==> flow/design.v <==
module ALU(
    input [31:0] A, B,
    input [2:0] ALUControl,
    output Carry, OverFlow, Zero, Negative,
    output [31:0] Result
);
    wire [31:0] B_inv;
    wire [32:0] Sum_result;
    wire is_sub;
    assign is_sub = (ALUControl == 3'b001);
    assign B_inv = is_sub ? ~B : B;
    assign Sum_result = A + B_inv + is_sub;
    reg [31:0] Result_reg;
    reg Cout_reg, OverFlow_reg;
    always @(*) begin
        Result_reg = 32'h0;
        Cout_reg = 1'b0;
        OverFlow_reg = 1'b0;
        case (ALUControl)
            3'b000: begin  
                Result_reg = Sum_result[31:0];
                Cout_reg = Sum_result[32];
                OverFlow_reg = (A[31] == B[31]) && (Result_reg[31] != A[31]);
            end
            3'b001: begin  
                Result_reg = Sum_result[31:0];
                Cout_reg = Sum_result[32];
                OverFlow_reg = (A[31] != B[31]) && (Result_reg[31] != A[31]);
            end
            3'b010: Result_reg = A & B;    
            3'b011: Result_reg = A | B;    
            3'b100: Result_reg = A ^ B;    
            3'b101: Result_reg = ($signed(A) < $signed(B)) ? 32'b1 : 32'b0;  
            3'b110: Result_reg = A << B[4:0];  
            3'b111: Result_reg = A >> B[4:0];  
            default: Result_reg = 32'h0;
        endcase
    end
    assign Result   = Result_reg;
    assign Zero     = (Result_reg == 32'b0);
    assign Negative = Result_reg[31];
    assign Carry    = Cout_reg;
    assign OverFlow = OverFlow_reg;
endmodule
`timescale 1ns / 1ps
module ALU_ft (
    input              clk,
    input              rst,
    input      [31:0]  A,
    input      [31:0]  B,
    input      [2:0]   ALUControl,
    output reg [31:0]  Result,
    output reg         Zero,
    output reg         Carry,
    output reg         OverFlow,
    output reg         Negative,
    output reg         fault_detected_out
);
    wire [31:0] alu_res;
    wire alu_z, alu_c, alu_v, alu_n;
    ALU u_alu (
        .A(A),
        .B(B),
        .ALUControl(ALUControl),
        .Result(alu_res),
        .Zero(alu_z),
        .Carry(alu_c),
        .OverFlow(alu_v),
        .Negative(alu_n)
    );
    reg [31:0] res_t1;
    reg [31:0] res_t2;
    localparam STAGE1 = 2'b00;
    localparam STAGE2 = 2'b01;
    localparam STAGE3 = 2'b10;
    reg [1:0] state;
    always @(posedge clk or negedge rst) begin
        if (!rst) begin
            state              <= STAGE1;
            fault_detected_out <= 1'b0;
            res_t1             <= 32'b0;
            res_t2             <= 32'b0;
            Result             <= 32'b0;
            Zero               <= 1'b0;
            Carry              <= 1'b0;
            OverFlow           <= 1'b0;
            Negative           <= 1'b0;
        end
        else begin
            case (state)
                STAGE1: begin
                    res_t1 <= alu_res;           
                    fault_detected_out <= 1'b0;
                    state <= STAGE2;
                end
                STAGE2: begin
                    res_t2 <= alu_res;           
                    if (res_t2 == res_t1) begin
                        Result   <= alu_res;
                        Zero     <= alu_z;
                        Carry    <= alu_c;
                        OverFlow <= alu_v;
                        Negative <= alu_n;
                        state    <= STAGE1;
                    end
                    else begin
                        fault_detected_out <= 1'b1;
                        state <= STAGE3;
                    end
                end
                STAGE3: begin
                    Result   <= alu_res;
                    Zero     <= alu_z;
                    Carry    <= alu_c;
                    OverFlow <= alu_v;
                    Negative <= alu_n;
                    state <= STAGE1;
                end
            endcase
        end
    end
endmodule
Hand-over note for ALU_ft

### Tool chain data of ALU_ft

Each step is given for the RTL above and for the edited RTL.
Lines under "before" count in the file above, lines under "after" in the edited file.
"difference": "after" minus "before" as printed here. "relative change": 100 x difference / "before".
Operators carry their Yosys type and port widths (W data, S select, Z words).
Cell names lack the library's common part.
A cell with -- has no value.

| design | value |
|---|---|
| top module | ALU_ft |
| clock | clk |
| cell library | sky130hd |
| timing corner | tt_025C_1v80 |

### Diff

The edit as a unified diff against the file above.
The edited RTL no longer does the same as the RTL above: the edit was made by script, with no optimisation intended.

```diff
@@ -33,5 +33,5 @@
             3'b101: Result_reg = ($signed(A) < $signed(B)) ? 32'b1 : 32'b0;  
             3'b110: Result_reg = A << B[4:0];  
-            3'b111: Result_reg = A >> B[4:0];  
+            3'b111: Result_reg = A << B[4:0];  
             default: Result_reg = 32'h0;
         endcase
```

### Word-level counts

Counts by Yosys on the flattened word-level netlist (proc, flatten, opt, wreduce; memories kept). Register bits leave out memories and registers merged into their read ports (data or address). Print and check cells are left out. Cells with the same type and inputs are merged into one.

Storage and ports:

| what | before | after | difference | relative change (%) |
|---|---|---|---|---|
| register bits | 103 | 103 | 0 | 0.00 |
| input port bits | 69 | 69 | 0 | 0.00 |
| output and inout port bits | 37 | 37 | 0 | 0.00 |
| elaborated cells | 64 | 64 | 0 | 0.00 |

Operators by class:

| what | before | after | difference | relative change (%) |
|---|---|---|---|---|
| add/sub/neg operators | 2 | 2 | 0 | 0.00 |
| $lt $le $gt $ge | 1 | 1 | 0 | 0.00 |
| equality and inequality tests | 15 | 15 | 0 | 0.00 |
| shift-type cells | 2 | 1 | -1 | -50.00 |
| mux-type cells | 19 | 19 | 0 | 0.00 |
| bitwise gates (word level) | 4 | 4 | 0 | 0.00 |
| reduce/logical cells | 12 | 13 | +1 | +8.33 |

Operator list:

| kind | before | after | difference | relative change (%) |
|---|---|---|---|---|
| $pmux W32 S7 | 1 | 0 | -1 | -100.00 |
| $reduce_or A2 Y1 | 1 | 2 | +1 | +100.00 |
| $shr A32 B5 Y32 | 1 | 0 | -1 | -100.00 |
| $pmux W32 S6 | 0 | 1 | +1 | -- |
| $mux W1 | 6 | 6 | 0 | 0.00 |
| $pmux W1 S2 | 6 | 6 | 0 | 0.00 |
| $eq A3 B3 Y1 const B | 4 | 4 | 0 | 0.00 |
| $eq A3 B2 Y1 const B | 2 | 2 | 0 | 0.00 |
| $logic_and A1 B1 Y1 | 2 | 2 | 0 | 0.00 |
| $mux W32 | 2 | 2 | 0 | 0.00 |
| $ne A1 B1 Y1 | 2 | 2 | 0 | 0.00 |
| $ne A2 B2 Y1 const B | 2 | 2 | 0 | 0.00 |
| $reduce_and A2 Y1 | 2 | 2 | 0 | 0.00 |
| $reduce_bool A2 Y1 | 2 | 2 | 0 | 0.00 |
| $add A32 B32 Y33 | 1 | 1 | 0 | 0.00 |
| $add A33 B1 Y33 | 1 | 1 | 0 | 0.00 |
| $and A32 B32 Y32 | 1 | 1 | 0 | 0.00 |
| $eq A1 B1 Y1 | 1 | 1 | 0 | 0.00 |
| $eq A2 B1 Y1 const B | 1 | 1 | 0 | 0.00 |
| $eq A2 B2 Y1 const B | 1 | 1 | 0 | 0.00 |
| $eq A3 B1 Y1 const B | 1 | 1 | 0 | 0.00 |
| $eq A32 B32 Y1 | 1 | 1 | 0 | 0.00 |
| $logic_not A2 Y1 | 1 | 1 | 0 | 0.00 |
| $logic_not A3 Y1 | 1 | 1 | 0 | 0.00 |
| $logic_not A32 Y1 | 1 | 1 | 0 | 0.00 |
| $lt A32 B32 Y1 | 1 | 1 | 0 | 0.00 |
| $mux W2 | 1 | 1 | 0 | 0.00 |
| $not A32 Y32 | 1 | 1 | 0 | 0.00 |

Not every row of either side is listed.

### Logic depth

Depth = most cells in a row (Yosys ltp): at word level without a register or memory, in the mapped netlist without a sequential cell, where the memories' decode and read muxes count.

Logic depth:

| what | before | after | difference | relative change (%) |
|---|---|---|---|---|
| depth in word-level cells | 9 | 9 | 0 | 0.00 |
| ABC_AREA | 0 | 0 | -- | -- |
| gate-level depth with buffers | 21 | 20 | -1 | -4.76 |
| gate-level depth less buffers | 16 | 15 | -1 | -6.25 |

### Netlist

The flow's flattened synthesis, as Yosys stat reports it; memories are mapped. The netlist is that of the ABC_AREA named above (0 if unset); the other value can give another one.

Cell types:

| cell | before | after | difference | relative change (%) |
|---|---|---|---|---|
| nor2_1 | 139 | 105 | -34 | -24.46 |
| clkbuf_1 | 70 | 36 | -34 | -48.57 |
| mux4_2 | 53 | 22 | -31 | -58.49 |
| nand2_1 | 116 | 87 | -29 | -25.00 |
| mux2_2 | 74 | 48 | -26 | -35.14 |
| a21oi_1 | 128 | 109 | -19 | -14.84 |
| a22oi_1 | 31 | 13 | -18 | -58.06 |
| o22ai_1 | 25 | 10 | -15 | -60.00 |
| nor3_1 | 33 | 21 | -12 | -36.36 |
| buf_2 | 24 | 13 | -11 | -45.83 |
| o21a_1 | 16 | 5 | -11 | -68.75 |
| o211ai_1 | 21 | 11 | -10 | -47.62 |
| nand2b_1 | 13 | 23 | +10 | +76.92 |
| buf_1 | 7 | 15 | +8 | +114.29 |
| inv_1 | 90 | 97 | +7 | +7.78 |
| xor2_1 | 45 | 38 | -7 | -15.56 |
| a21o_1 | 12 | 5 | -7 | -58.33 |
| a221oi_1 | 11 | 4 | -7 | -63.64 |

Not every row of either side is listed.

Synthesis totals:

| what | before | after | difference | relative change (%) |
|---|---|---|---|---|
| standard cells after synthesis | 1545 | 1289 | -256 | -16.57 |
| mapped area (µm²) | 13202.7 | 11164.5 | -2038.2 | -15.44 |
| sequential part of the area (µm²) | 2578.7 | 2578.7 | 0.0 | 0.00 |
| flip-flop cells | 103 | 103 | 0 | 0.00 |
| buffers | 111 | 72 | -39 | -35.14 |

The figures by module come from a second, unflattened synthesis with its own total; it is not the netlist above.

Unflattened totals:

| what | before | after | difference | relative change (%) |
|---|---|---|---|---|
| cell total of the unflattened synthesis | 1566 | 1258 | -308 | -19.67 |
| area total of the unflattened synthesis (µm²) | 13938.4 | 11426.0 | -2512.4 | -18.03 |

Rows give one instance, submodules left out.

By module, before:

| module | times used | cells | area (µm²) | seq. area (µm²) |
|---|---|---|---|---|
| ALU | 1 | 1300 | 9609.2 | 0.0 |
| ALU_ft | 1 | 266 | 4329.2 | 2603.7 |

By module, after:

| module | times used | cells | area (µm²) | seq. area (µm²) |
|---|---|---|---|---|
| ALU | 1 | 992 | 7096.8 | 0.0 |
| ALU_ft | 1 | 266 | 4329.2 | 2603.7 |

### Worst setup path after synthesis

OpenSTA on the mapped netlist: ideal clock, no wires. The path of least setup slack (recovery checks aside). Input and output delay are each 20% of the period. Register names are those of the netlist, which keeps one name where synthesis merged equal registers.

Path post-synthesis:

| what | before | after | difference | relative change (%) |
|---|---|---|---|---|
| path kind | input to register | input to register | -- | -- |
| start point | in ALUControl[2] | in ALUControl[2] | -- | -- |
| end point | reg Zero | reg Zero | -- | -- |
| clock period (ns) | 6.0 | 6.0 | 0.0 | 0.00 |
| external input delay (ns) | 1.200 | 1.200 | 0.000 | 0.00 |
| setup time (ns) | 0.066 | 0.092 | +0.026 | -- |
| launch time at the first pin (ns) | 1.200 | 1.200 | 0.000 | 0.00 |
| arrival time (ns) | 6.321 | 5.554 | -0.767 | -12.13 |
| data required time (ns) | 5.934 | 5.908 | -0.026 | -0.44 |
| path slack (ns) | -0.388 | 0.355 | +0.743 | -- |
| delay of the path (ns) | 5.187 | 4.446 | -0.741 | -14.29 |
| driving pins on the path | 20 | 20 | 0 | 0.00 |
| path buffers | 5 | 6 | +1 | +20.00 |
| period reached after synthesis (ns) | 6.388 | 5.645 | -0.743 | -11.63 |

"delay of the path" = arrival - input delay + setup time.
"driving pins on the path" counts driving pins, that of a launching flip-flop among them; a cell with two outputs on the path counts twice.
"period reached after synthesis" is the clock period less the worst setup slack; recovery checks do not enter. This is arithmetic on one report: input and output delays are still those of the set period (20% each).
Between the ends stands the longest chain of elaborated cells between them, by number of cells; it is not shown to be the way that was timed. Of several equally long chains one is given.
Each line given opens the expression or statement behind the cell; cells for indexed reads and writes are added by Yosys, which also makes memories of some case tables.
At most two assigning lines are given for a register; there are more.

| on the way, post-synthesis, before | value |
|---|---|
| path through | buf_2 -> or2_1 -> clkbuf_1 -> clkbuf_1 -> clkbuf_1 -> nor2_1 -> clkbuf_1 -> xnor2_1 -> ha_1 -> a21o_1 -> a2111oi_4 -> a211oi_2 -> a221o_1 -> a41o_1 -> xor2_1 -> o21a_1 -> or4_1 -> or4_1 -> nor4b_2 -> a41o_1 |
| length of the longest elaborated chain | 8 |
| elaborated cells on any way between the ends | 16 |
| classes of those cells | add/sub: 2; eq/ne: 7; mux: 4; reduce/logical: 3 |

RTL lines, path post-synthesis, before:

| what | RTL line | RTL |
|---|---|---|
| from (decl) | 51 | `input      [2:0]   ALUControl,` |
| $eq A3 B1 Y1 | 10 | `assign is_sub = (ALUControl == 3'b001);` |
| $mux W32 | 11 | `assign B_inv = is_sub ? ~B : B;` |
| $add A32 B32 Y33 | 12 | `assign Sum_result = A + B_inv + is_sub;` |
| $add A33 B1 Y33 | 12 |  |
| $pmux W32 S7 | 19 | `case (ALUControl)` |
| $logic_not A32 Y1 | 40 | `assign Zero     = (Result_reg == 32'b0);` |
| $mux W1 | 98 | `if (res_t2 == res_t1) begin` |
| $pmux W1 S2 | 90 | `case (state)` |
| to (assign) | 100 | `Zero     <= alu_z;` |
| to (assign) | 113 | `Zero     <= alu_z;` |
| to (decl) | 53 | `output reg         Zero,` |

| on the way, post-synthesis, after | value |
|---|---|
| path through | buf_2 -> or2_2 -> buf_2 -> buf_1 -> buf_1 -> nor2_1 -> buf_1 -> xnor2_1 -> ha_1 -> clkbuf_1 -> a21oi_1 -> o211a_1 -> o21ai_2 -> o311ai_2 -> o21ai_1 -> a2111oi_0 -> nor3_1 -> and3b_1 -> nand4_1 -> o31ai_2 |
| length of the longest elaborated chain | 8 |
| elaborated cells on any way between the ends | 17 |
| classes of those cells | add/sub: 2; eq/ne: 7; mux: 4; reduce/logical: 4 |

RTL lines, path post-synthesis, after:

| what | RTL line | RTL |
|---|---|---|
| from (decl) | 51 | `input      [2:0]   ALUControl,` |
| $eq A3 B1 Y1 | 10 | `assign is_sub = (ALUControl == 3'b001);` |
| $mux W32 | 11 | `assign B_inv = is_sub ? ~B : B;` |
| $add A32 B32 Y33 | 12 | `assign Sum_result = A + B_inv + is_sub;` |
| $add A33 B1 Y33 | 12 |  |
| $pmux W32 S6 | 19 | `case (ALUControl)` |
| $logic_not A32 Y1 | 40 | `assign Zero     = (Result_reg == 32'b0);` |
| $mux W1 | 98 | `if (res_t2 == res_t1) begin` |
| $pmux W1 S2 | 90 | `case (state)` |
| to (assign) | 100 | `Zero     <= alu_z;` |
| to (assign) | 113 | `Zero     <= alu_z;` |
| to (decl) | 53 | `output reg         Zero,` |

### Worst path after layout

Path of least setup slack in the final report of each run of pair A (OpenROAD, finished layout, wires in). Where an end is a register, its clock arrival counts in the times.

Path after layout:

| what | before | after | difference | relative change (%) |
|---|---|---|---|---|
| path kind | input to register | input to register | -- | -- |
| start point | in ALUControl[1] | in ALUControl[2] | -- | -- |
| end point | reg Zero | reg Zero | -- | -- |
| clock period (ns) | 5.66 | 5.66 | 0.00 | 0.00 |
| external input delay (ns) | 1.13 | 1.13 | 0.00 | 0.00 |
| setup time (ns) | 0.06 | 0.08 | +0.02 | -- |
| launch time at the first pin (ns) | 1.13 | 1.13 | 0.00 | 0.00 |
| arrival time (ns) | 5.68 | 5.32 | -0.36 | -6.34 |
| data required time (ns) | 5.93 | 5.92 | -0.01 | -0.17 |
| path slack (ns) | 0.25 | 0.61 | +0.36 | -- |
| driving pins on the path | 19 | 17 | -2 | -10.53 |
| path buffers | 3 | 2 | -1 | -33.33 |

Between the ends stands the longest chain of elaborated cells between them, by number of cells; it is not shown to be the way that was timed. Of several equally long chains one is given.
At most two assigning lines are given for a register; there are more.

| on the way, after layout, before | value |
|---|---|
| path through | clkdlybuf4s50_1 -> or2_4 -> nor2_4 -> buf_12 -> buf_4 -> xnor2_1 -> inv_1 -> fa_1 -> nor2b_1 -> o31a_1 -> o21ai_0 -> o21a_1 -> xor2_1 -> a21boi_0 -> or4b_1 -> nor4_1 -> nand4_2 -> nor4b_2 -> a41o_1 |
| length of the longest elaborated chain | 8 |
| elaborated cells on any way between the ends | 16 |
| classes of those cells | add/sub: 2; eq/ne: 7; mux: 4; reduce/logical: 3 |

RTL lines, path after layout, before:

| what | RTL line | RTL |
|---|---|---|
| from (decl) | 51 | `input      [2:0]   ALUControl,` |
| $eq A3 B1 Y1 | 10 | `assign is_sub = (ALUControl == 3'b001);` |
| $mux W32 | 11 | `assign B_inv = is_sub ? ~B : B;` |
| $add A32 B32 Y33 | 12 | `assign Sum_result = A + B_inv + is_sub;` |
| $add A33 B1 Y33 | 12 |  |
| $pmux W32 S7 | 19 | `case (ALUControl)` |
| $logic_not A32 Y1 | 40 | `assign Zero     = (Result_reg == 32'b0);` |
| $mux W1 | 98 | `if (res_t2 == res_t1) begin` |
| $pmux W1 S2 | 90 | `case (state)` |
| to (assign) | 100 | `Zero     <= alu_z;` |
| to (assign) | 113 | `Zero     <= alu_z;` |
| to (decl) | 53 | `output reg         Zero,` |

| on the way, after layout, after | value |
|---|---|
| path through | clkdlybuf4s50_1 -> or2_2 -> nor2_4 -> xnor2_1 -> inv_1 -> fa_1 -> nand2b_1 -> a21oi_1 -> o21ai_0 -> a31o_2 -> a31oi_1 -> buf_4 -> o2111a_1 -> nand4bb_1 -> nor4_2 -> nand4_1 -> o31ai_2 |
| length of the longest elaborated chain | 8 |
| elaborated cells on any way between the ends | 17 |
| classes of those cells | add/sub: 2; eq/ne: 7; mux: 4; reduce/logical: 4 |

RTL lines, path after layout, after:

| what | RTL line | RTL |
|---|---|---|
| from (decl) | 51 | `input      [2:0]   ALUControl,` |
| $eq A3 B1 Y1 | 10 | `assign is_sub = (ALUControl == 3'b001);` |
| $mux W32 | 11 | `assign B_inv = is_sub ? ~B : B;` |
| $add A32 B32 Y33 | 12 | `assign Sum_result = A + B_inv + is_sub;` |
| $add A33 B1 Y33 | 12 |  |
| $pmux W32 S6 | 19 | `case (ALUControl)` |
| $logic_not A32 Y1 | 40 | `assign Zero     = (Result_reg == 32'b0);` |
| $mux W1 | 98 | `if (res_t2 == res_t1) begin` |
| $pmux W1 S2 | 90 | `case (state)` |
| to (assign) | 100 | `Zero     <= alu_z;` |
| to (assign) | 113 | `Zero     <= alu_z;` |
| to (decl) | 53 | `output reg         Zero,` |

### Flow runs

Both versions went through the flow (Yosys, OpenROAD) with the same settings in each pair. Constraints: input delay and output delay 20% of the set period each, output load 0.01 pF.

| settings, pair A | value |
|---|---|
| CAP_MARGIN | 30 |
| SLEW_MARGIN | 30 |
| period_ns | 5.66 |
| CORE_MARGIN | 2 |
| CORE_UTILIZATION | 40 |

Results, pair A:

| what | before | after | difference | relative change (%) |
|---|---|---|---|---|
| area of the synthesized netlist (µm²) | 13202.7 | 11164.5 | -2038.2 | -15.44 |
| die footprint (µm²) | 34475.2 | 29263.2 | -5212.0 | -15.12 |
| standard-cell area after routing (µm²) | 15698.8 | 13005.0 | -2693.8 | -17.16 |
| post-route utilization (%) | 48.3 | 47.1 | -1.2 | -- |
| worst setup slack after layout (ns) | 0.254 | 0.606 | +0.352 | -- |
| sum of negative setup slack (ns) | 0.000 | 0.000 | 0.000 | -- |
| total power of the final layout (µW) | 2650 | 2470 | -180 | -6.79 |
| achieved clock period (ns) | 5.406 | 5.054 | -0.352 | -6.51 |

| settings, pair B | value |
|---|---|
| CAP_MARGIN | 30 |
| CELL_PAD_IN_SITES_GLOBAL_PLACEMENT | 2 |
| CORE_UTILIZATION | 24 |
| MAX_ROUTING_LAYER | met4 |
| PLACE_DENSITY_LB_ADDON | 0.15 |
| SLEW_MARGIN | 30 |
| period_ns | 3.15 |
| CORE_MARGIN | 2 |

Results, pair B:

| what | before | after | difference | relative change (%) |
|---|---|---|---|---|
| area of the synthesized netlist (µm²) | 13202.7 | 11164.5 | -2038.2 | -15.44 |
| die footprint (µm²) | 56903.7 | 48259.3 | -8644.4 | -15.19 |
| standard-cell area after routing (µm²) | 20990.1 | 17782.1 | -3208.0 | -15.28 |
| post-route utilization (%) | 38.8 | 38.4 | -0.4 | -- |
| worst setup slack after layout (ns) | -1.346 | -0.624 | +0.722 | -- |
| sum of negative setup slack (ns) | -38.432 | -12.779 | +25.653 | -- |
| total power of the final layout (µW) | 6095 | 5535 | -560 | -9.19 |
| achieved clock period (ns) | 4.496 | 3.774 | -0.722 | -16.06 |

By "achieved clock period" is meant the clock period of the run minus its worst setup slack. This is arithmetic on one report: input and output delays are still those of the set period (20% each).
By "total power of the final layout" is meant OpenSTA's value without simulated activity: inputs other than the clock are taken to toggle once in ten clock periods, and the tool carries that through the logic.

End of note.
